==> flow/design.v <==
module NCO #(N = 32)(
  input clk,                  
  input rst,                  
  input [N-1:0] ctrl,         
  output reg [15:0] sin_out   
);
reg [N-1:0] phase;
always @(posedge clk) begin
  if (rst)
    phase <= {N{1'b0}};
  else
    phase <= phase + ctrl;
end
reg [5:0] sin_lut_sel;
reg [15:0] sin_lut_val;
always @(*) begin
  sin_lut_sel <= phase[N-2] ? ~(phase[N-3:N-8]-1'b1) : phase[N-3:N-8];
  if (phase[N-2] & ~|phase[N-3:N-8]) begin
    sin_out <= phase[N-1] ? 16'b10000000_00000001 : 16'b01111111_11111111;
  end else begin
    sin_out <= phase[N-1] ? (~sin_lut_val+1'b1) : sin_lut_val;    
  end
  case(sin_lut_sel)
    6'h00 : sin_lut_val <= 16'h0000;
    6'h01 : sin_lut_val <= 16'h0324;
    6'h02 : sin_lut_val <= 16'h0648;
    6'h03 : sin_lut_val <= 16'h096A;
    6'h04 : sin_lut_val <= 16'h0C8C;
    6'h05 : sin_lut_val <= 16'h0FAB;
    6'h06 : sin_lut_val <= 16'h12C8;
    6'h07 : sin_lut_val <= 16'h15E2;
    6'h08 : sin_lut_val <= 16'h18F9;
    6'h09 : sin_lut_val <= 16'h1C0B;
    6'h0A : sin_lut_val <= 16'h1F1A;
    6'h0B : sin_lut_val <= 16'h2223;
    6'h0C : sin_lut_val <= 16'h2528;
    6'h0D : sin_lut_val <= 16'h2826;
    6'h0E : sin_lut_val <= 16'h2B1F;
    6'h0F : sin_lut_val <= 16'h2E11;
    6'h10 : sin_lut_val <= 16'h30FB;
    6'h11 : sin_lut_val <= 16'h33DF;
    6'h12 : sin_lut_val <= 16'h36BA;
    6'h13 : sin_lut_val <= 16'h398C;
    6'h14 : sin_lut_val <= 16'h3C56;
    6'h15 : sin_lut_val <= 16'h3F17;
    6'h16 : sin_lut_val <= 16'h41CE;
    6'h17 : sin_lut_val <= 16'h447A;
    6'h18 : sin_lut_val <= 16'h471C;
    6'h19 : sin_lut_val <= 16'h49B4;
    6'h1A : sin_lut_val <= 16'h4C3F;
    6'h1B : sin_lut_val <= 16'h4EBF;
    6'h1C : sin_lut_val <= 16'h5133;
    6'h1D : sin_lut_val <= 16'h539B;
    6'h1E : sin_lut_val <= 16'h55F5;
    6'h1F : sin_lut_val <= 16'h5842;
    6'h20 : sin_lut_val <= 16'h5A82;
    6'h21 : sin_lut_val <= 16'h5CB3;
    6'h22 : sin_lut_val <= 16'h5ED7;
    6'h23 : sin_lut_val <= 16'h60EB;
    6'h24 : sin_lut_val <= 16'h62F1;
    6'h25 : sin_lut_val <= 16'h64E8;
    6'h26 : sin_lut_val <= 16'h66CF;
    6'h27 : sin_lut_val <= 16'h68A6;
    6'h28 : sin_lut_val <= 16'h6A6D;
    6'h29 : sin_lut_val <= 16'h6C23;
    6'h2A : sin_lut_val <= 16'h6DC9;
    6'h2B : sin_lut_val <= 16'h6F5E;
    6'h2C : sin_lut_val <= 16'h70E2;
    6'h2D : sin_lut_val <= 16'h7254;
    6'h2E : sin_lut_val <= 16'h73B5;
    6'h2F : sin_lut_val <= 16'h7504;
    6'h30 : sin_lut_val <= 16'h7641;
    6'h31 : sin_lut_val <= 16'h776B;
    6'h32 : sin_lut_val <= 16'h7884;
    6'h33 : sin_lut_val <= 16'h7989;
    6'h34 : sin_lut_val <= 16'h7A7C;
    6'h35 : sin_lut_val <= 16'h7B5C;
    6'h36 : sin_lut_val <= 16'h7C29;
    6'h37 : sin_lut_val <= 16'h7CE3;
    6'h38 : sin_lut_val <= 16'h7D89;
    6'h39 : sin_lut_val <= 16'h7E1D;
    6'h3A : sin_lut_val <= 16'h7E9C;
    6'h3B : sin_lut_val <= 16'h7F09;
    6'h3C : sin_lut_val <= 16'h7F61;
    6'h3D : sin_lut_val <= 16'h7FA6;
    6'h3E : sin_lut_val <= 16'h7FD8;
    6'h3F : sin_lut_val <= 16'h7FF5;
  endcase
end
endmodule
module Chirp #(N = 32)(
  input clk,
  input rst,
  input [7:0] delay,           
  input reverse,               
  input [N-1:0] min_ctrl,      
  input [N-1:0] max_ctrl,      
  input [N-1:0] inc_rate,      
  input [N-1:0] div_rate,      
  output reg nco_reset,        
  output reg [N-1:0] nco_ctrl  
);
wire [N-1:0] stt_ctrl;
wire [N-1:0] end_ctrl;
wire end_flag;
assign stt_ctrl = reverse ? max_ctrl : min_ctrl;
assign end_ctrl = reverse ? min_ctrl : max_ctrl;
assign end_flag = reverse ? (nco_ctrl <= end_ctrl) : (nco_ctrl >= end_ctrl);
reg [N-1:0] rate_count;
reg [7:0] delay_count;
always @(posedge clk) begin
  if (rst) begin
    rate_count <= {N{1'b0}};
    delay_count <= 4'b0;
    nco_reset <= 1'b1;
    nco_ctrl <= {N{1'b0}};
  end else begin
    if (end_flag) begin
      nco_ctrl <= stt_ctrl;
      rate_count <= rate_count + 1'b1;
    end else if (rate_count >= div_rate) begin
      nco_ctrl <= reverse ? nco_ctrl - inc_rate : nco_ctrl + inc_rate;
      rate_count <= {N{1'b0}};
    end else
      rate_count <= rate_count + 1'b1;
    if (end_flag) begin
      if (delay_count >= delay)
        delay_count <= 8'b0;
      else
        delay_count <= delay_count + 1'b1;
    end
    nco_reset <= |delay_count;
  end
end
endmodule
module WaveGenerator #(N = 32, M = 16)(
  input clk,
  input rst,
  input chirp_reverse,             
  input [7:0] chirp_delay,         
  input [N-1:0] chirp_min_ctrl,    
  input [N-1:0] chirp_max_ctrl,    
  input [N-1:0] chirp_inc_rate,    
  input [N-1:0] chirp_div_rate,    
  output reg [M-1:0] waveform     
);
reg nco_reset;
reg [N-1:0] nco_ctrl;
wire chirp_nco_reset;
wire [N-1:0] chirp_nco_ctrl;
wire [15:0] sin_out;
always @(posedge clk) begin
  nco_ctrl <= chirp_nco_ctrl;
  nco_reset <= chirp_nco_reset;
  waveform <= sin_out;
end
NCO #(.N(N)) NCO0 (
  .clk     ( clk       ),  
  .rst     ( nco_reset ),  
  .ctrl    ( nco_ctrl  ),  
  .sin_out ( sin_out   )  
);
Chirp #(.N(N)) Chirp0 (
  .clk       ( clk             ),  
  .rst       ( rst             ),  
  .delay     ( chirp_delay     ),  
  .reverse   ( chirp_reverse   ),  
  .min_ctrl  ( chirp_min_ctrl  ),  
  .max_ctrl  ( chirp_max_ctrl  ),  
  .inc_rate  ( chirp_inc_rate  ),  
  .div_rate  ( chirp_div_rate  ),  
  .nco_reset ( chirp_nco_reset ),  
  .nco_ctrl  ( chirp_nco_ctrl  )   
);
endmodule
# Tool chain data of WaveGenerator
# Module WaveGenerator before and after one edit of its RTL, step after step.
# Lines under "orig" count in the file above, lines under "edited" in the edited file.
# "delta" is "edited" less "orig", of the values as shown; "change_rel_pct" is that difference over "orig", in percent.
# Operators: Yosys type, input widths -> output width; for muxes data width and select width s.
# Cell names lack the library's common part.
# A cell with - has no value.
# setup
top_module,WaveGenerator
clock_port,clk
library,sky130hd
pvt_corner,tt_025C_1v80

# Diff
# Unified diff, file above to edited file.
# This change comes from a script, not from a designer. No optimisation was intended, and the edited design may behave differently.
# begin of diff
@@ -143,5 +143,5 @@
   input [N-1:0] chirp_inc_rate,    
   input [N-1:0] chirp_div_rate,    
-  output reg [M-1:0] waveform     
+  output reg [M/2-1:0] waveform     
 );
 reg nco_reset;
# end of diff

# Word level
# Counts by Yosys on the flattened word-level netlist (proc, flatten, opt, wreduce; memories kept). Register bits leave out memories and registers merged into their read ports (data or address). Print and check cells are left out. Cells with the same type and inputs are merged into one.
# Memory sizes are those after Yosys's memory passes, which may raise the word count (mostly to a power of two), join words into wider ones and drop unused or constant bits.
# bits
element,orig,edited,delta,change_rel_pct
rom_bits,960,960,0,0.00
mem_count,1,1,0,0.00
output_inout_bits,16,8,-8,-50.00
inputBits,139,139,0,0.00
elab_cells,40,40,0,0.00
ff_bits,154,146,-8,-5.19
# op_classes
element,orig,edited,delta,change_rel_pct
addsub,7,7,0,0.00
reduce_and_logical,4,4,0,0.00
compare,4,4,0,0.00
bitwise,3,3,0,0.00
mux,13,13,0,0.00
# memory_table
element,orig,edited
memory_list,64 x 15 bit 1R0W,64 x 15 bit 1R0W
# ops
op,orig,edited,delta,change_rel_pct
$mux 16,3,0,-3,-100.00
$mux 8,1,4,3,300.00
$add 16x1->16 const B,1,0,-1,-100.00
$add 8x1->8 const B,1,2,1,100.00
$not 16->16,1,0,-1,-100.00
$not 8->8,0,1,1,-
# Unchanged operator kinds not shown: 16.

# Depth
# Longest topological path by Yosys (ltp), each cell counted once; first at word level (registers and memories cut), then after technology mapping (sequential cells cut; the memories' decode and read muxes count).
# logic_depth
element,orig,edited,delta,change_rel_pct
depth_word,4,4,0,0.00
abc_area,0,0,-,-
ltp_mapped,21,18,-3,-14.29
ltp_nobuf,17,18,1,5.88

# Synthesis result
# Yosys stat after the flow's synthesis: flattened, memories mapped to cells. It holds for the ABC_AREA given above (unset counts as 0); a run with the other value may have another netlist.
# by_type
cell_type,orig,edited,delta,change_rel_pct
nand2_1,116,81,-35,-30.17
a211oi_1,77,43,-34,-44.16
nand3_1,51,30,-21,-41.18
o21ai_0,68,48,-20,-29.41
nor2b_1,40,23,-17,-42.50
nor3_1,49,34,-15,-30.61
a21o_1,44,58,14,31.82
a21oi_1,109,122,13,11.93
nor2_1,163,151,-12,-7.36
xnor2_1,76,64,-12,-15.79
inv_1,90,79,-11,-12.22
mux2_2,5,16,11,220.00
a31oi_1,24,14,-10,-41.67
xor2_1,40,49,9,22.50
dfxtp_1,154,146,-8,-5.19
buf_2,13,5,-8,-61.54
a211o_1,10,2,-8,-80.00
ha_1,155,149,-6,-3.87
# Unchanged cell types not shown: 10.
# The list need not be complete.
# mapped
element,orig,edited,delta,change_rel_pct
ffs,154,146,-8,-5.19
mapped_cells,1686,1485,-201,-11.92
buf_cells,77,58,-19,-24.68
seq_area_um2,3083.0,2922.8,-160.2,-5.20
area_um2,13456.7,12306.8,-1149.9,-8.55
# The figures by module come from a second, unflattened synthesis with its own total; it is not the netlist above.
# unflattened
element,orig,edited,delta,change_rel_pct
hier_cells,1742,1734,-8,-0.46
area_unflattened_um2,13875.8,13715.7,-160.1,-1.15
# Rows give one instance, submodules left out.
# modules_orig
module,seq_area_um2,instances,cells,area_um2
Chirp #(N=32),1461.4,1,1001,7842.5
NCO #(N=32),640.6,1,692,5052.3
WaveGenerator,980.9,1,49,980.9
# modules_edited
module,seq_area_um2,instances,cells,area_um2
Chirp #(N=32),1461.4,1,1001,7842.5
NCO #(N=32),640.6,1,692,5052.3
WaveGenerator,820.8,1,41,820.8

# Timing after synthesis
# Path of least setup slack by OpenSTA after synthesis, without wires, with an ideal clock, recovery checks aside; 20% of the period is set as input and as output delay. Where synthesis merged equal registers, the netlist keeps one of their names.
# synth_path
element,orig,edited,delta,change_rel_pct
path_kind,input port to flip-flop,input port to flip-flop,-,-
from,input chirp_reverse,input chirp_reverse,-,-
to,register Chirp0.nco_ctrl[9],register Chirp0.nco_ctrl[17],-,-
required_ps,5914,5905,-9,-0.15
delay_ps,4129,3995,-134,-3.25
n_path_buf,6,6,0,0.00
clock_period_ps,6000,6000,0,0.00
setup_slack_ps,672,805,133,-
input_delay_ps,1200,1200,0,0.00
setup_time_ps,86,95,9,-
t_first_pin_ps,1200,1200,0,0.00
driving_pins,16,17,1,6.25
arrival_time_ps,5243,5100,-143,-2.73
period_less_setup_slack_ps,5328,5195,-133,-2.50
# "delay_ps" = arrival - input delay + setup time.
# "driving_pins": output pins that drive a net of the path, with the launching flip-flop's if there is one; two outputs of one cell count as two.
# "period_less_setup_slack_ps" is the clock period less the worst setup slack; recovery checks do not enter. This is arithmetic on one report: input and output delays are still those of the set period (20% each).
# The rows between start and end are the longest chain of elaborated cells between them; the timing report does not say that the signal goes this way. Where chains are equally long, one stands for them.
# Each line given opens the expression or statement behind the cell; cells for indexed reads and writes are added by Yosys, which also makes memories of some case tables.
# A register here has more assigning lines than the two given.
# synth_via_orig
path_cell_list,clkbuf_1 > clkbuf_1 > buf_1 > clkbuf_1 > mux2i_1 > ha_1 > nor2b_1 > o211ai_1 > a21oi_1 > o311a_1 > or4_1 > nand2_1 > clkbuf_1 > buf_1 > a211oi_1 > a211oi_1
elab_chain_cells,4
cells_between,9
cone_lines,6
cone_classes,compare: 2; mux: 6; reduce/logical: 1
# synth_lines_orig
element,line_no,source
from (decl),139,"input chirp_reverse,"
$mux 32,107,assign end_ctrl = reverse ? min_ctrl : max_ctrl;
$ge 32x32->1,108,assign end_flag = reverse ? (nco_ctrl <= end_ctrl) : (nco_ctrl >= end_ctrl);
$mux 1,108,
$mux 32,118,if (end_flag) begin
to (assign),119,nco_ctrl <= stt_ctrl;
to (assign),122,nco_ctrl <= reverse ? nco_ctrl - inc_rate : nco_ctrl + inc_rate;
to (decl),101,output reg [N-1:0] nco_ctrl
# synth_via_edited
path_cell_list,clkbuf_1 > clkbuf_1 > buf_1 > buf_1 > mux2i_1 > ha_1 > a21o_1 > a21o_1 > a211oi_1 > o21ai_0 > o211a_1 > o211ai_1 > and2_1 > clkbuf_1 > clkbuf_1 > a21oi_1 > a221oi_1
elab_chain_cells,4
cells_between,9
cone_lines,6
cone_classes,compare: 2; mux: 6; reduce/logical: 1
# synth_lines_edited
element,line_no,source
from (decl),139,"input chirp_reverse,"
$mux 32,107,assign end_ctrl = reverse ? min_ctrl : max_ctrl;
$ge 32x32->1,108,assign end_flag = reverse ? (nco_ctrl <= end_ctrl) : (nco_ctrl >= end_ctrl);
$mux 1,108,
$mux 32,118,if (end_flag) begin
to (assign),119,nco_ctrl <= stt_ctrl;
to (assign),122,nco_ctrl <= reverse ? nco_ctrl - inc_rate : nco_ctrl + inc_rate;
to (decl),101,output reg [N-1:0] nco_ctrl

# Worst path after layout
# From the final timing report of each run of set A: the path of least setup slack in the routed layout; clock arrival at registers is part of the times.
# The path's times are printed in steps of 10 ps; the period is the one set.
# layout_path
element,orig,edited,delta,change_rel_pct
path_kind,input port to flip-flop,input port to flip-flop,-,-
from,input chirp_inc_rate[9],input chirp_inc_rate[0],-,-
to,register Chirp0.nco_ctrl[21],register Chirp0.nco_ctrl[31],-,-
required_ps,5660,5660,0,0.00
arrival_time_ps,5280,5240,-40,-0.76
input_delay_ps,1070,1070,0,0.00
setup_time_ps,100,100,0,-
t_first_pin_ps,1070,1070,0,0.00
clock_period_ps,5340,5340,0,0.00
setup_slack_ps,380,420,40,-
driving_pins,18,18,0,0.00
n_path_buf,2,2,0,0.00
# The rows between start and end are the longest chain of elaborated cells between them; the timing report does not say that the signal goes this way. Where chains are equally long, one stands for them.
# A register here has more assigning lines than the two given.
# layout_via_orig
path_cell_list,clkdlybuf4s50_1 > or4_1 > nor3_1 > nand3_1 > nor2_1 > nor2_1 > xnor2_1 > ha_1 > or2_2 > a21oi_1 > a211oi_1 > a311o_1 > a2111oi_0 > buf_4 > o31ai_1 > a21oi_1 > xnor2_1 > a41o_1
elab_chain_cells,4
cells_between,5
cone_lines,3
cone_classes,add/sub: 2; mux: 3
# layout_lines_orig
element,line_no,source
from (decl),143,"input [N-1:0] chirp_inc_rate,"
$add 32x32->32,122,nco_ctrl <= reverse ? nco_ctrl - inc_rate : nco_ctrl + inc_rate;
$mux 32,122,
$mux 32,121,end else if (rate_count >= div_rate) begin
$mux 32,118,if (end_flag) begin
to (assign),119,nco_ctrl <= stt_ctrl;
to (assign),122,
to (decl),101,output reg [N-1:0] nco_ctrl
# layout_via_edited
path_cell_list,clkdlybuf4s50_1 > inv_1 > ha_1 > nand3b_1 > nor4_1 > buf_4 > nor2_1 > xnor2_1 > ha_1 > and2_1 > nand4_1 > a21oi_1 > o21ai_0 > a211oi_1 > o2111ai_1 > nand3_1 > mux2_2 > a32o_1
elab_chain_cells,4
cells_between,5
cone_lines,3
cone_classes,add/sub: 2; mux: 3
# layout_lines_edited
element,line_no,source
from (decl),143,"input [N-1:0] chirp_inc_rate,"
$add 32x32->32,122,nco_ctrl <= reverse ? nco_ctrl - inc_rate : nco_ctrl + inc_rate;
$mux 32,122,
$mux 32,121,end else if (rate_count >= div_rate) begin
$mux 32,118,if (end_flag) begin
to (assign),119,nco_ctrl <= stt_ctrl;
to (assign),122,
to (decl),101,output reg [N-1:0] nco_ctrl

# Measured runs
# Both versions went through the flow (Yosys, OpenROAD) with the same settings in each pair. Constraints: input delay and output delay 20% of the set period each, output load 0.01 pF.
# settings_set_A
CORE_UTILIZATION,40
period_ns,5.34
CAP_MARGIN,20
CORE_MARGIN,2
SLEW_MARGIN,20
# results_set_A
element,orig,edited,delta,change_rel_pct
fin_ws_ps,377,423,46,-
synthArea_um2,13456.7,12306.8,-1149.9,-8.55
design_die_area_um2,35124.4,32186.2,-2938.2,-8.37
final_stdcell_area_um2,16355.7,14810.5,-1545.2,-9.45
final_power_mw,5.207,4.857,-0.350,-6.72
timing.achieved_period_ps,4963,4917,-46,-0.93
setupTns_ps,0,0,0,-
# settings_set_B
ABC_AREA,0
CELL_PAD_IN_SITES_GLOBAL_PLACEMENT,3
CORE_UTILIZATION,34
MAX_ROUTING_LAYER,met5
PLACE_DENSITY,0.76
TNS_END_PERCENT,20
period_ns,8.17
CAP_MARGIN,20
CORE_MARGIN,2
SLEW_MARGIN,20
# results_set_B
element,orig,edited,delta,change_rel_pct
fin_ws_ps,2064,2292,228,-
synthArea_um2,13456.7,12306.8,-1149.9,-8.55
design_die_area_um2,41186.7,37735.0,-3451.7,-8.38
final_stdcell_area_um2,16090.4,14726.6,-1363.8,-8.48
final_power_mw,3.511,3.165,-0.346,-9.85
timing.achieved_period_ps,6106,5877,-229,-3.75
setupTns_ps,0,0,0,-
# By "timing.achieved_period_ps" is meant the clock period of the run minus its worst setup slack. This is arithmetic on one report: input and output delays are still those of the set period (20% each).
# "final_power_mw" is the tool's figure for a default switching activity; nothing was simulated.
